==> flow/design.v <==
module contador_de_programa(
    input  wire       clk,
    input  wire       reset,
    input  wire [6:0] cantidad_instrucciones,
    output reg  [1:0] fase,
    output reg  [6:0] o_contador,
    output reg        done
);
wire [6:0] siguiente = o_contador + 7'd1;
always @(posedge clk) begin
    if (reset) begin
        fase       <= 2'd0;
        o_contador <= 7'd0;
        done       <= (cantidad_instrucciones == 7'd0);
    end else if (!done) begin
        if (fase == 2'd2) begin
            fase       <= 2'd0;
            o_contador <= siguiente;
            if (siguiente == cantidad_instrucciones)
                done <= 1'b1;
        end else begin
            fase <= fase + 2'd1;
        end
    end
end
endmodule
module unidad_control
(
    input  [3:0] instruction,
    output reg       write_enable_RB,
    output reg       read_ram,
    output reg       write_ram,
    output reg [3:0] alu_opcode,
    output reg       valido
);
always @* begin
    write_enable_RB = 1'b0;
    read_ram        = 1'b0;
    write_ram       = 1'b0;
    alu_opcode      = 4'b0000;
    valido          = 1'b1;
    case (instruction)
        4'b0000: begin write_enable_RB = 1'b1; alu_opcode = 4'b0000; end  
        4'b0001: begin write_enable_RB = 1'b1; alu_opcode = 4'b0001; end  
        4'b0010: begin write_enable_RB = 1'b1; alu_opcode = 4'b0010; end  
        4'b0011: begin write_enable_RB = 1'b1; alu_opcode = 4'b0110; end  
        4'b0100: begin write_enable_RB = 1'b1; alu_opcode = 4'b0111; end  
        4'b0101: begin write_enable_RB = 1'b1; alu_opcode = 4'b1100; end  
        4'b0110: write_ram = 1'b1;                                         
        4'b0111: read_ram  = 1'b1;                                         
        default: valido = 1'b0;                                            
    endcase
end
endmodule
module alu(
    input  [3:0]      op,
    input  [31:0]     din1_alu,
    input  [31:0]     din2_alu,
    output reg [31:0] result_alu
);
always @* begin
    case (op)
        4'b0000: result_alu = din1_alu & din2_alu;
        4'b0001: result_alu = din1_alu | din2_alu;
        4'b0010: result_alu = din1_alu + din2_alu;
        4'b0110: result_alu = din1_alu - din2_alu;
        4'b0111: result_alu = (din1_alu < din2_alu) ? 32'd1 : 32'd0;
        4'b1100: result_alu = ~(din1_alu | din2_alu);
        default: result_alu = 32'd0;
    endcase
end
endmodule
module banco_de_registros(
    input  wire        clk,
    input  wire        reset,
    input  wire [4:0]  read_address_1,
    input  wire [4:0]  read_address_2,
    input  wire [4:0]  write_address,
    input  wire [31:0] data_write,
    input  wire        write_enable,
    output wire [31:0] data_register_1,
    output wire [31:0] data_register_2
);
reg [31:0] mem [0:31];
function [31:0] valor_inicial(input [4:0] r);
    case (r)
        5'd0:  valor_inicial = 32'h000000DE;
        5'd1:  valor_inicial = 32'h0000006F;
        5'd2:  valor_inicial = 32'h00000064;
        5'd3:  valor_inicial = 32'h000000C8;
        5'd7:  valor_inicial = 32'h00000014;
        5'd8:  valor_inicial = 32'h00000015;
        5'd9:  valor_inicial = 32'h00000016;
        5'd10: valor_inicial = 32'h00000052;
        5'd11: valor_inicial = 32'h0000001B;
        5'd12: valor_inicial = 32'h7FFFFFF3;
        5'd16: valor_inicial = 32'h00000017;
        5'd17: valor_inicial = 32'h00000018;
        5'd18: valor_inicial = 32'h00000019;
        default: valor_inicial = 32'h00000000;
    endcase
endfunction
integer i;
always @(posedge clk) begin
    if (reset) begin
        for (i = 0; i < 32; i = i + 1)
            mem[i] <= valor_inicial(i[4:0]);
    end else if (write_enable) begin
        mem[write_address] <= data_write;
    end
end
assign data_register_1 = mem[read_address_1];
assign data_register_2 = mem[read_address_2];
endmodule
module ram(
    input  wire        clk,
    input  wire [31:0] address,
    input  wire [31:0] din,
    input  wire        write_enable,
    output wire [31:0] dout
);
reg [31:0] mem [0:31];
always @(posedge clk) begin
    if (write_enable)
        mem[address[4:0]] <= din;
end
assign dout = mem[address[4:0]];
endmodule
module jericalla_evolucion(
    input  wire        clk,
    input  wire        reset,
    input  wire [6:0]  cantidad_instrucciones,
    output wire [6:0]  imem_addr,
    input  wire [18:0] imem_data,
    output reg  [31:0] data_out,
    output reg         zf,
    output reg         valid,
    output wire        done
);
wire [1:0] fase;
wire [6:0] pc;
contador_de_programa contador_de_programa_inst(
    .clk(clk),
    .reset(reset),
    .cantidad_instrucciones(cantidad_instrucciones),
    .fase(fase),
    .o_contador(pc),
    .done(done)
);
assign imem_addr = pc;
wire       cu_we_rb, cu_read_ram, cu_write_ram, cu_valido;
wire [3:0] cu_alu_opcode;
unidad_control unidad_control_inst(
    .instruction(imem_data[18:15]),
    .write_enable_RB(cu_we_rb),
    .read_ram(cu_read_ram),
    .write_ram(cu_write_ram),
    .alu_opcode(cu_alu_opcode),
    .valido(cu_valido)
);
wire [31:0] rb_dr1, rb_dr2;
reg  [31:0] resultado;
reg        b1_we_rb, b1_read_ram, b1_write_ram, b1_valido;
reg [3:0]  b1_alu_opcode;
reg [4:0]  b1_rd;
reg [31:0] b1_dr1, b1_dr2;
reg        b2_we_rb, b2_valido;
reg [4:0]  b2_rd;
wire activo = !done;
banco_de_registros banco_de_registros_inst(
    .clk(clk),
    .reset(reset),
    .read_address_1(imem_data[9:5]),
    .read_address_2(imem_data[4:0]),
    .write_address(b2_rd),
    .data_write(resultado),
    .write_enable(activo && fase == 2'd2 && b2_we_rb),
    .data_register_1(rb_dr1),
    .data_register_2(rb_dr2)
);
wire [31:0] alu_result;
alu alu_inst(
    .op(b1_alu_opcode),
    .din1_alu(b1_dr1),
    .din2_alu(b1_dr2),
    .result_alu(alu_result)
);
wire [31:0] ram_dout;
ram ram_inst(
    .clk(clk),
    .address(b1_dr1),
    .din(b1_dr2),
    .write_enable(activo && fase == 2'd1 && b1_write_ram),
    .dout(ram_dout)
);
always @(posedge clk) begin
    if (reset) begin
        b1_we_rb  <= 1'b0;
        b1_read_ram <= 1'b0;
        b1_write_ram <= 1'b0;
        b1_valido <= 1'b0;
        b2_we_rb  <= 1'b0;
        b2_valido <= 1'b0;
        valid     <= 1'b0;
        zf        <= 1'b0;
    end else begin
        valid <= 1'b0;
        if (activo) begin
            case (fase)
                2'd0: begin
                    b1_we_rb      <= cu_we_rb;
                    b1_read_ram   <= cu_read_ram;
                    b1_write_ram  <= cu_write_ram;
                    b1_valido     <= cu_valido;
                    b1_alu_opcode <= cu_alu_opcode;
                    b1_rd         <= imem_data[14:10];
                    b1_dr1        <= rb_dr1;
                    b1_dr2        <= rb_dr2;
                end
                2'd1: begin
                    b2_we_rb  <= b1_we_rb;
                    b2_valido <= b1_valido;
                    b2_rd     <= b1_rd;
                    if (b1_read_ram)
                        resultado <= ram_dout;
                    else if (b1_write_ram)
                        resultado <= b1_dr2;
                    else
                        resultado <= alu_result;
                end
                default: begin
                    valid    <= b2_valido;
                    data_out <= resultado;
                    if (b2_we_rb)
                        zf <= (resultado == 32'd0);
                end
            endcase
        end
    end
end
endmodule
Step by step through the tools: jericalla_evolucion
What the tools print for jericalla_evolucion, step after step.
Line numbers count from 1 in the design file above.
Operators: Yosys type, input widths -> output width; for muxes data width and select width s.
The mark -- stands for no value.
Design
  design top: jericalla_evolucion
  clock input: clk
  standard-cell library: sky130hd
  corner: tt_025C_1v80

Word-level counts
Yosys after proc, flatten, opt, wreduce and memory -nomap, before mapping. Enables and synchronous resets that opt folds into registers are not counted as muxes. Memory bits, and registers merged into a memory's read port (data or address), are not among the register bits. Print and check cells are not counted. Equal cells are merged and count once.
Memory sizes are those after Yosys's memory passes, which may raise the word count (mostly to a power of two), join words into wider ones and drop unused or constant bits.
Bit counts
  register bits after elaboration: 96
  bits in latches: 0
  memory bits (writable): 2048
  ROM bits: 56
  memory cells: 3
  cells after elaboration: 76
Memories
  banco_de_registros_inst.mem: words 32, bits a word 32, RTL line 84  | reg [31:0] mem [0:31];
  ram_inst.mem: words 32, bits a word 32, RTL line 122  | reg [31:0] mem [0:31];
  (no name shown): words 8, bits a word 7, RTL line 42  | case (instruction)
Operators by class
  add/subtract/negate cells: 4
  multiply operators: 0
  divide/modulo/power cells: 0
  $lt $le $gt $ge: 1
  equality and inequality tests: 8
  shift-type cells: 0
  muxes and demuxes: 20
  bitwise operators: 6
  reduce/logical cells: 18
Operators with widths (number)
  $pmux 32 s6: 1
  $mux 32: 5
  $add 32x32->32: 1
  $sub 32x32->32: 1
  $lt 32x32->1: 1
  $and 32x32->32: 1
  $or 32x32->32: 1
  $not 32->32: 1
  $logic_not 32->1: 1
  $mux 5: 3
  $reduce_and 3->1: 4
  $mux 1: 9
  $eq 4x3->1 const B: 2
  $add 7x1->7 const B: 1
  $eq 7x7->1: 1
  $logic_not 7->1: 1
  $reduce_and 2->1: 3
  $logic_and 1x1->1: 4
  $eq 4x1->1 const B: 1
  $eq 4x2->1 const B: 1
  $eq 4x4->1 const B: 1
  $logic_not 4->1: 1
  $reduce_or 4->1: 1
  $mux 4: 1
  $not 1->1: 3
  $add 2x1->2 const B: 1
  $eq 2x1->1 const B: 1
  $eq 2x2->1 const B: 1
Other operator kinds: 4; their cells: 4.

Depth
Yosys ltp: most cells in a row. Word level: on the elaborated netlist, between registers, memories and ports. Mapped: between sequential cells and ports; inverters and the memories' decode and read muxes count.
Depth
  depth in word-level cells: 6
  ABC_AREA: 0
  mapped depth: 17
  mapped depth without buffers: 12

Synthesis result
Source: synth_stat.txt of the flow (Yosys; design flattened, memories mapped). It holds for the ABC_AREA given above (unset counts as 0); a run with the other value may have another netlist.
Totals and module areas in this step are rounded.
Cell types (number)
  sky130_fd_sc_hd__edfxtp_1: 2190
  sky130_fd_sc_hd__mux4_2: 906
  sky130_fd_sc_hd__and2_1: 874
  sky130_fd_sc_hd__clkbuf_1: 386
  sky130_fd_sc_hd__ha_1: 105
  sky130_fd_sc_hd__a21oi_1: 161
  sky130_fd_sc_hd__nor2_1: 202
  sky130_fd_sc_hd__mux2_2: 66
  sky130_fd_sc_hd__nand2_1: 176
  sky130_fd_sc_hd__nor3_1: 111
  sky130_fd_sc_hd__buf_2: 83
  sky130_fd_sc_hd__or3_1: 63
  sky130_fd_sc_hd__dfxtp_1: 18
  sky130_fd_sc_hd__inv_1: 91
  sky130_fd_sc_hd__a22oi_1: 42
  sky130_fd_sc_hd__a221oi_1: 34
  sky130_fd_sc_hd__or2_2: 35
  sky130_fd_sc_hd__mux2i_1: 21
Not listed: further types 68, cells in them 478.
Mapped netlist
  standard cells after synthesis: 6042
  synthesis area: 103900 um2
  flip-flop cells: 2208
The figures by module come from a second, unflattened synthesis with its own total; it is not the netlist above.
Second synthesis, totals
  cell total of the unflattened synthesis: 7822
  area total of the unflattened synthesis: 105900 um2
Rows give one instance, submodules left out.
By module
  banco_de_registros: instances 1, cells 4650, area 55920 um2
  ram: instances 1, cells 2075, area 39100 um2
  jericalla_evolucion: instances 1, cells 293, area 5343 um2
  alu: instances 1, cells 719, area 4837 um2
  contador_de_programa: instances 1, cells 71, area 624.3 um2
  unidad_control: instances 1, cells 14, area 86.3 um2

Path before layout
Source: OpenSTA report_checks on the synthesized netlist (no wires, ideal clock, input and output delay 20% of the period each), path of least setup slack; recovery checks are left aside. Register names are those of the netlist, which keeps one name where synthesis merged equal registers.
Timing path after synthesis
  path kind: in2reg
  start point: input port reset
  end point: register b1_alu_opcode[0]
  clock period: 10.0 ns
  input delay: 2.000 ns
  library setup time: 0.505 ns
  launch time at the first pin: 2.000 ns
  arrival time: 5.449 ns
  data required time: 9.495 ns
  path slack: 4.046 ns
  delay of the path: 3.954 ns
  stages on the path: 3
  buffers on the path: 2
  synthesis period reached: 5.954 ns
"delay of the path" = arrival - input delay + setup time.
"stages on the path": output pins that drive a net of the path, with the launching flip-flop's if there is one; two outputs of one cell count as two.
"synthesis period reached" is the clock period less the worst setup slack; recovery checks do not enter. This is arithmetic on one report: input and output delays are still those of the set period (20% each).
Between the ends stands the longest chain of elaborated cells between them, by number of cells; it is not shown to be the way that was timed. Of several equally long chains one is given.
Each line given opens the expression or statement behind the cell; cells for indexed reads and writes are added by Yosys, which also makes memories of some case tables.
Between the ends, after synthesis
  cells stage by stage: sky130_fd_sc_hd__clkbuf_1 sky130_fd_sc_hd__clkbuf_1 sky130_fd_sc_hd__nor2_1
  length of the longest elaborated chain: 2
  elaborated cells between the ends (all ways): 2
  source lines of those cells: 0
  those cells by class: logic (1); reduce/logical (1)
Ends and longest elaborated chain, after synthesis
  from (decl): RTL line 131  | input  wire        reset,
  $not 1->1
  $reduce_and 3->1
  to (assign): RTL line 215  | b1_alu_opcode <= cu_alu_opcode;
  to (decl): RTL line 164  | reg [3:0]  b1_alu_opcode;

Worst path after layout
Path of least setup slack in the final report of record 1 (OpenROAD, finished layout, wires in). Where an end is a register, its clock arrival counts in the times.
Timing path post-layout
  path kind: reg2reg
  start point: register b1_dr1[1]
  end point: register resultado[23]
  clock period: 8.48 ns
  library setup time: 0.29 ns
  launch time at the first pin: 0.91 ns
  arrival time: 5.58 ns
  data required time: 9.09 ns
  path slack: 3.51 ns
  stages on the path: 9
  buffers on the path: 3
Between the ends stands the longest chain of elaborated cells between them, by number of cells; it is not shown to be the way that was timed. Of several equally long chains one is given.
At most two assigning lines are given for a register; there are more.
Between the ends, post-layout
  cells stage by stage: sky130_fd_sc_hd__edfxtp_1 sky130_fd_sc_hd__buf_4 sky130_fd_sc_hd__buf_4 sky130_fd_sc_hd__buf_4 sky130_fd_sc_hd__mux4_2 sky130_fd_sc_hd__mux4_2 sky130_fd_sc_hd__o21ai_1 sky130_fd_sc_hd__a32o_1 sky130_fd_sc_hd__a31oi_1
  length of the longest elaborated chain: 4
  elaborated cells between the ends (all ways): 6
  source lines of those cells: 6
  those cells by class: add/sub (2); mux (3); memory (1)
Ends and longest elaborated chain, post-layout
  from (decl): RTL line 166  | reg [31:0] b1_dr1, b1_dr2;
  $sub 32x32->32: RTL line 66  | 4'b0110: result_alu = din1_alu - din2_alu;
  $pmux 32 s6: RTL line 62  | case (op)
  $mux 32: RTL line 226  | else if (b1_write_ram)
  $mux 32: RTL line 224  | if (b1_read_ram)
  to (assign): RTL line 225  | resultado <= ram_dout;
  to (assign): RTL line 227  | resultado <= b1_dr2;
  to (decl): RTL line 162  | reg  [31:0] resultado;

Wiki page: jericalla_evolucion / flow data

Top module jericalla_evolucion; platform sky130hd; tools Yosys and OpenROAD; 4 stored runs in no particular order. Input and output delays are each 20% of the period that was set; the output load is 0.01 pF.
"achieved clock period": clock period set for the run, less the worst setup slack. It is reckoned from that one timing run; input and output delays stay at 20% of the period that was set.
"worst setup path time" is the time allowed to the run's worst setup path (the clock period less input and output delay, where it has them) less its slack. Clock arrival times count: a late capture clock shortens it, a late launch clock lengthens it.
"power": no workload was simulated; the value follows from the tool's default switching activity.
The results are shown rounded.
[record 1] settings: CAP_MARGIN=5, CELL_PAD_IN_SITES_DETAIL_PLACEMENT=2, CORE_ASPECT_RATIO=1.53, CORE_MARGIN=8, CORE_UTILIZATION=25, GPL_TIMING_DRIVEN=1, MAX_ROUTING_LAYER=met5, MIN_ROUTING_LAYER=met2, SETUP_SLACK_MARGIN=1.23, SLEW_MARGIN=15, TNS_END_PERCENT=25, period_ns=8.48
[record 1] result: chip area after synthesis (Yosys) 103900 um2, die area 436800 um2, standard-cell area of the final layout 118400 um2, utilization 28.5%, worst setup slack after layout 3.513 ns, total negative slack 0.000 ns, worst hold slack 0.502 ns, power 25.40 mW, achieved clock period 4.967 ns, worst setup path time 4.97 ns, worst setup path kind reg2reg
[record 2] settings: CORE_UTILIZATION=40, CTS_CLUSTER_DIAMETER=155, PLACE_DENSITY_LB_ADDON=0.07, period_ns=10.0, CAP_MARGIN=20, CORE_MARGIN=2, SLEW_MARGIN=20
[record 2] result: chip area after synthesis (Yosys) 103900 um2, die area 263700 um2, standard-cell area of the final layout 117100 um2, utilization 45.2%, worst setup slack after layout 4.758 ns, total negative slack 0.000 ns, worst hold slack 0.403 ns, power 21.81 mW, achieved clock period 5.242 ns, worst setup path time 3.24 ns, worst setup path kind in2reg
[record 3] settings: ABC_AREA=1, CAP_MARGIN=25, CORE_ASPECT_RATIO=0.96, CORE_UTILIZATION=70, CTS_CLUSTER_DIAMETER=182, CTS_CLUSTER_SIZE=78, GPL_ROUTABILITY_DRIVEN=1, GPL_TIMING_DRIVEN=0, HOLD_SLACK_MARGIN=0.17, MIN_ROUTING_LAYER=met1, SETUP_SLACK_MARGIN=-0.75, SLEW_MARGIN=30, period_ns=7.5, CORE_MARGIN=2
[record 3] result: did not finish, routing stopped with GRT-0116
[record 4] settings: ABC_AREA=1, CORE_ASPECT_RATIO=0.96, CORE_UTILIZATION=70, CTS_CLUSTER_DIAMETER=182, GPL_ROUTABILITY_DRIVEN=1, GPL_TIMING_DRIVEN=0, HOLD_SLACK_MARGIN=0.17, MIN_ROUTING_LAYER=met1, SETUP_SLACK_MARGIN=-0.75, SLEW_MARGIN=30, period_ns=8.08, CAP_MARGIN=20, CORE_MARGIN=2
[record 4] result: did not finish, routing stopped with GRT-0116
